==> flow/design.v <==
module multiplier_logic (
    input  wire        clk,
    input  wire        rst_n,
    input  wire [15:0] a,
    input  wire [15:0] b,
    output reg  [31:0] y
);
     reg[15:0] a_r1,a_r2,a_r3;
     reg[15:0] b_r1,b_r2,b_r3;
    wire [31:0] pp [0:15];
    assign pp[0] = b[0] ? (a << 0) : 32'd0;
    assign pp[1] = b[1] ? (a << 1) : 32'd0;
    assign pp[2] = b[2] ? (a << 2) : 32'd0;
    assign pp[3] = b[3] ? (a << 3) : 32'd0;
    assign pp[4] = b[4] ? (a << 4) : 32'd0;
    assign pp[5] = b[5] ? (a << 5) : 32'd0;
    assign pp[6] = b[6] ? (a << 6) : 32'd0;
    assign pp[7] = b[7] ? (a << 7) : 32'd0;
	 assign pp[8] = b[8] ? (a << 8) : 32'd0;
    assign pp[9] = b[9] ? (a << 9) : 32'd0;
    assign pp[10] = b[10] ? (a << 10) : 32'd0;
    assign pp[11] = b[11] ? (a << 11) : 32'd0;
    assign pp[12] = b[12] ? (a << 12) : 32'd0;
	 assign pp[13] = b[13] ? (a << 13) : 32'd0;
    assign pp[14] = b[14] ? (a << 14) : 32'd0;
    assign pp[15] = b[15] ? (a << 15) : 32'd0;
	 reg [31:0] s1_0, s1_1, s1_2, s1_3, s1_4, s1_5, s1_6, s1_7;
    reg [31:0] s2_0, s2_1, s2_2, s2_3;
    reg [31:0] s3_0, s3_1;
    reg [31:0] s4;
    always @(posedge clk) begin
        if (!rst_n) begin
		  a_r1 <= 32'd0;a_r2 <= 32'd0;a_r3<= 32'd0;
		  b_r1 <= 32'd0;b_r2 <= 32'd0;b_r3<= 32'd0;
		      s1_0 <= 32'd0;
				s1_1 <= 32'd0;
				s1_2 <= 32'd0;
				s1_3 <= 32'd0;
				s1_4 <= 32'd0;
				s1_5 <= 32'd0;
				s1_6 <= 32'd0;
				s1_7 <= 32'd0;
				s2_0 <= 32'd0;
				s2_1 <= 32'd0;
				s2_2 <= 32'd0;
				s2_3 <= 32'd0;
				s3_0 <= 32'd0;
				s3_1 <= 32'd0;
            y  <= 32'd0;
            s4 <= 32'd0;
        end else begin
		     a_r1<=a;
           a_r2<=a_r1; 
           a_r3<=a_r2; 
			  b_r1<=b;
			  b_r2<=b_r1;
			  b_r3<=b_r2;
            s1_0 <= pp[0] + pp[1];
            s1_1 <= pp[2] + pp[3];
            s1_2 <= pp[4] + pp[5];
            s1_3 <= pp[6] + pp[7];
            s1_4 <= pp[8] + pp[9];
            s1_5 <= pp[10] + pp[11];
            s1_6 <= pp[12] + pp[13];
            s1_7 <= pp[14] + pp[15];
            s2_0 <= s1_0 + s1_1;
            s2_1 <= s1_2 + s1_3;
            s2_2 <= s1_4 + s1_5;
            s2_3 <= s1_6 + s1_7;
				s3_0  <= s2_0 + s2_1;
				s3_1  <= s2_2 + s2_3;
				s4    <= s3_0 + s3_1; 
            y  <= s4;
        end
    end
endmodule
* From RTL to reports: multiplier_logic
Module multiplier_logic before and after one edit of its RTL, step after step.
Lines under "unedited" count in the file above, lines under "edited" in the edited file.
"difference": "edited" minus "unedited" as printed here.
Operators: Yosys type, input widths -> output width; for muxes data width and select width s.
Library cell names are shortened.
A cell with n/a has no value.
- Top module :: multiplier_logic
- Clock :: clk
- Standard-cell library :: sky130hd
- Library corner :: tt_025C_1v80

* Diff
Unified diff, file above to edited file.
The edit is scripted: it alters the design's behaviour and was not made to optimise anything.
#+begin_src diff
@@ -2,8 +2,10 @@
     input  wire        clk,
     input  wire        rst_n,
-    input  wire [15:0] a,
+    input  wire [15:0] a_in,
     input  wire [15:0] b,
     output reg  [31:0] y
 );
+     reg [15:0] a;
+     always @(posedge clk) a <= a_in;
      reg[15:0] a_r1,a_r2,a_r3;
      reg[15:0] b_r1,b_r2,b_r3;
#+end_src

* Elaborated design
Source: Yosys, flattened and elaborated, memories not mapped. Widths are those after wreduce; folded enables and synchronous resets count as part of the registers. Registers that Yosys merges into a memory's read port (data or address) are not register bits. Print and check cells do not count. Equal cells are merged and count once.
** Operators by class
- order comparisons :: unedited 0, edited 0, difference 0
- reduce/logical cells :: unedited 0, edited 0, difference 0
- muxes and demuxes :: unedited 16, edited 16, difference 0
- $mul :: unedited 0, edited 0, difference 0
- $add $sub $neg :: unedited 15, edited 15, difference 0
- div/mod/pow operators :: unedited 0, edited 0, difference 0
- bitwise gates (word level) :: unedited 0, edited 0, difference 0
- equal/unequal tests :: unedited 0, edited 0, difference 0
- shifts and indexed selects :: unedited 0, edited 0, difference 0
Unchanged operator kinds not shown: 17.
** Storage and ports
- memory cells :: unedited 0, edited 0, difference 0
- cells after elaboration :: unedited 47, edited 48, difference +1
- ROM bits :: unedited 0, edited 0, difference 0
- clocked read ports x word width :: unedited 0, edited 0, difference 0
- RAM bits :: unedited 0, edited 0, difference 0
- bits in latches :: unedited 0, edited 0, difference 0
- register bits :: unedited 512, edited 528, difference +16

* Logic depth
Longest topological path by Yosys (ltp), each cell counted once; first at word level (registers and memories cut), then after technology mapping (sequential cells cut; the memories' decode and read muxes count).
** Logic depth
- depth after elaboration :: unedited 2, edited 2, difference 0
- ABC_AREA :: unedited 0, edited 0
- mapped depth :: unedited 11, edited 12, difference +1
- depth with buffers taken out :: unedited 10, edited 10, difference 0

* Synthesis result
The flow's flattened synthesis, as Yosys stat reports it; memories are mapped. The netlist is that of the ABC_AREA named above (0 if unset); the other value can give another one.
** Synthesis totals
- cells in the netlist :: unedited 2475, edited 2547, difference +72
- flip-flops :: unedited 341, edited 357, difference +16
- mapped area (µm²) :: unedited 21020.2, edited 22110.0, difference +1089.8
- buffer cells :: unedited 76, edited 94, difference +18
** Cells by type
- nor2_1 :: unedited 271, edited 224, difference -47
- a21o_1 :: unedited 71, edited 118, difference +47
- a21oi_1 :: unedited 179, edited 139, difference -40
- mux2i_1 :: unedited 13, edited 42, difference +29
- xor2_1 :: unedited 82, edited 60, difference -22
- nand3_1 :: unedited 37, edited 59, difference +22
- o21ai_1 :: unedited 4, edited 21, difference +17
- dfxtp_1 :: unedited 341, edited 357, difference +16
- o21ai_0 :: unedited 118, edited 103, difference -15
- clkbuf_1 :: unedited 69, edited 83, difference +14
- inv_1 :: unedited 70, edited 57, difference -13
- o211ai_1 :: unedited 17, edited 4, difference -13
- and2_1 :: unedited 335, edited 347, difference +12
- xnor2_1 :: unedited 91, edited 79, difference -12
- or3_1 :: unedited 5, edited 17, difference +12
- nor3_1 :: unedited 40, edited 50, difference +10
- o21bai_1 :: unedited 25, edited 34, difference +9
- a21boi_1 :: unedited 1, edited 9, difference +8
Unchanged cell types not shown: 12.
Not every row of either side is listed.

* Timing after synthesis
OpenSTA on the mapped netlist: ideal clock, no wires. The path of least setup slack (recovery checks aside). Input and output delay are each 20% of the period. Register names are those of the netlist, which keeps one name where synthesis merged equal registers.
** Timing path post-synthesis
- path type :: unedited input to register, edited input to register
- start point :: unedited input b[12], edited input b[3]
- end point :: unedited register s1_6[29], edited register s1_1[17]
- delay of the path (ps) :: unedited 2400, edited 2401, difference +1
- data required time (ps) :: unedited 4385, edited 4372, difference -13
- stages on the path :: unedited 11, edited 12, difference +1
- library setup time (ps) :: unedited 115, edited 128, difference +13
- launch time at the first pin (ps) :: unedited 900, edited 900, difference 0
- external input delay (ps) :: unedited 900, edited 900, difference 0
- period (ps) :: unedited 4500, edited 4500, difference 0
- arrival (ps) :: unedited 3185, edited 3173, difference -12
- path slack (ps) :: unedited 1199, edited 1200, difference +1
- synthesis period reached (ps) :: unedited 3301, edited 3300, difference -1
"delay of the path" is the arrival time less input delay plus setup time.
"stages on the path" counts driving pins, that of a launching flip-flop among them; a cell with two outputs on the path counts twice.
"synthesis period reached" is the clock period less the worst setup slack; recovery checks do not enter. This is arithmetic on one report: input and output delays are still those of the set period (20% each).
The rows between start and end are the longest chain of elaborated cells between them; the timing report does not say that the signal goes this way. Where chains are equally long, one stands for them.
Each line given opens the expression or statement behind the cell; cells for indexed reads and writes are added by Yosys, which also makes memories of some case tables.
Between the ends, post-synthesis, unedited:
- Path through :: clkbuf_1 > and2_1 > ha_1 > fa_1 > a211oi_1 > o21bai_1 > a31oi_1 > o31ai_1 > o41ai_1 > o21ai_0 > and3_1
- Cells in the longest elaborated chain :: 2
- Elaborated cells on any way between the ends :: 2
- Those cells by class :: 1 x add/sub; 1 x mux
** Ends and longest elaborated chain, post-synthesis, unedited
- from (decl) :: RTL line 5 : input  wire [15:0] b,
- $mux 28 :: RTL line 23 : assign pp[12] = b[12] ? (a << 12) : 32'd0;
- $add 32x32->32 :: RTL line 64 : s1_6 <= pp[12] + pp[13];
- to (assign) :: RTL line 41 : s1_6 <= 32'd0;
- to (assign) :: RTL line 64
- to (decl) :: RTL line 27 : reg [31:0] s1_0, s1_1, s1_2, s1_3, s1_4, s1_5, s1_6, s1_7;
Between the ends, post-synthesis, edited:
- Path through :: clkbuf_1 > clkbuf_1 > and2_1 > ha_1 > fa_1 > a21o_1 > a21o_1 > a21oi_1 > o21ai_1 > a311oi_1 > xor2_1 > nor2_1
- Cells in the longest elaborated chain :: 2
- Elaborated cells on any way between the ends :: 2
- Those cells by class :: 1 x add/sub; 1 x mux
** Ends and longest elaborated chain, post-synthesis, edited
- from (decl) :: RTL line 5 : input  wire [15:0] b,
- $mux 19 :: RTL line 16 : assign pp[3] = b[3] ? (a << 3) : 32'd0;
- $add 32x32->32 :: RTL line 61 : s1_1 <= pp[2] + pp[3];
- to (assign) :: RTL line 38 : s1_1 <= 32'd0;
- to (assign) :: RTL line 61
- to (decl) :: RTL line 29 : reg [31:0] s1_0, s1_1, s1_2, s1_3, s1_4, s1_5, s1_6, s1_7;

* Timing after layout
From the final timing report of the runs of pair A: the path of least setup slack in the routed layout; clock arrival at registers is part of the times.
The path's times are printed in steps of 10 ps; the period is the one set.
** Timing path post-layout
- path type :: unedited input to register, edited input to register
- start point :: unedited input a[1], edited input b[13]
- end point :: unedited register s1_6[27], edited register s1_6[27]
- path slack (ps) :: unedited 470, edited 580, difference +110
- data required time (ps) :: unedited 4260, edited 4260, difference 0
- stages on the path :: unedited 13, edited 11, difference -2
- launch time at the first pin (ps) :: unedited 760, edited 760, difference 0
- external input delay (ps) :: unedited 760, edited 760, difference 0
- arrival (ps) :: unedited 3790, edited 3680, difference -110
- period (ps) :: unedited 3820, edited 3820, difference 0
- library setup time (ps) :: unedited 130, edited 110, difference -20
The rows between start and end are the longest chain of elaborated cells between them; the timing report does not say that the signal goes this way. Where chains are equally long, one stands for them.
Between the ends, post-layout, unedited:
- Path through :: clkdlybuf4s50_1 > buf_12 > and2_1 > ha_1 > fa_1 > a211oi_1 > o21bai_1 > a31oi_1 > o31ai_1 > o41ai_1 > buf_4 > xnor2_1 > nor2_1
- Cells in the longest elaborated chain :: 2
- Elaborated cells on any way between the ends :: 3
- Those cells by class :: 1 x add/sub; 2 x mux
** Ends and longest elaborated chain, post-layout, unedited
- from (decl) :: RTL line 4 : input  wire [15:0] a,
- $mux 28 :: RTL line 23 : assign pp[12] = b[12] ? (a << 12) : 32'd0;
- $add 32x32->32 :: RTL line 64 : s1_6 <= pp[12] + pp[13];
- to (assign) :: RTL line 41 : s1_6 <= 32'd0;
- to (assign) :: RTL line 64
- to (decl) :: RTL line 27 : reg [31:0] s1_0, s1_1, s1_2, s1_3, s1_4, s1_5, s1_6, s1_7;
Between the ends, post-layout, edited:
- Path through :: clkdlybuf4s50_1 > and2_1 > ha_1 > fa_1 > a21o_1 > a21o_1 > a21oi_1 > o21ai_1 > a311oi_1 > xor2_1 > nor2_1
- Cells in the longest elaborated chain :: 2
- Elaborated cells on any way between the ends :: 2
- Those cells by class :: 1 x add/sub; 1 x mux
** Ends and longest elaborated chain, post-layout, edited
- from (decl) :: RTL line 5 : input  wire [15:0] b,
- $mux 29 :: RTL line 26 : assign pp[13] = b[13] ? (a << 13) : 32'd0;
- $add 32x32->32 :: RTL line 66 : s1_6 <= pp[12] + pp[13];
- to (assign) :: RTL line 43 : s1_6 <= 32'd0;
- to (assign) :: RTL line 66
- to (decl) :: RTL line 29 : reg [31:0] s1_0, s1_1, s1_2, s1_3, s1_4, s1_5, s1_6, s1_7;

* Flow runs
Both versions went through the flow (Yosys, OpenROAD) with the same settings in each pair. Constraints: input delay and output delay 20% of the set period each, output load 0.01 pF.
Settings, pair A:
- period_ns :: 3.82
- CAP_MARGIN :: 20
- CORE_MARGIN :: 2
- CORE_UTILIZATION :: 40
- SLEW_MARGIN :: 20
** Final reports, pair A
- die outline area (µm²) :: unedited 54400.9, edited 57171.2, difference +2770.3
- area of the standard cells in the finished layout (µm²) :: unedited 24521.0, edited 25069.0, difference +548.0
- synthesis area (µm²) :: unedited 21020.2, edited 22110.0, difference +1089.8
- power (uW) :: unedited 10381, edited 10808, difference +427
- total negative slack (ps) :: unedited 0, edited 0, difference 0
- final worst hold slack (ps) :: unedited 428, edited 429, difference +1
- period achieved (ps) :: unedited 3349, edited 3240, difference -109
- worst setup slack after layout (ps) :: unedited 471, edited 580, difference +109
- utilization after layout (%) :: unedited 46.9, edited 45.7, difference -1.2
Settings, pair B:
- CORE_ASPECT_RATIO :: 1.9
- CORE_UTILIZATION :: 34
- GPL_TIMING_DRIVEN :: 0
- PLACE_DENSITY_LB_ADDON :: 0.29
- SETUP_SLACK_MARGIN :: 0.83
- SLEW_MARGIN :: 0
- TNS_END_PERCENT :: 90
- period_ns :: 3.74
- CAP_MARGIN :: 20
- CORE_MARGIN :: 2
** Final reports, pair B
- die outline area (µm²) :: unedited 63931.8, edited 67190.4, difference +3258.6
- area of the standard cells in the finished layout (µm²) :: unedited 24369.6, edited 25585.8, difference +1216.2
- synthesis area (µm²) :: unedited 21020.2, edited 22110.0, difference +1089.8
- power (uW) :: unedited 9973, edited 10723, difference +750
- total negative slack (ps) :: unedited 0, edited 0, difference 0
- final worst hold slack (ps) :: unedited 435, edited 426, difference -9
- period achieved (ps) :: unedited 2858, edited 2837, difference -21
- worst setup slack after layout (ps) :: unedited 882, edited 903, difference +21
- utilization after layout (%) :: unedited 39.9, edited 39.8, difference -0.1
"period achieved" is the run's clock period less its worst setup slack. It is reckoned from that one timing run; input and output delays stay at 20% of the period that was set.
"power" rests on the timing tool's default activity at the inputs, not on a simulated workload.
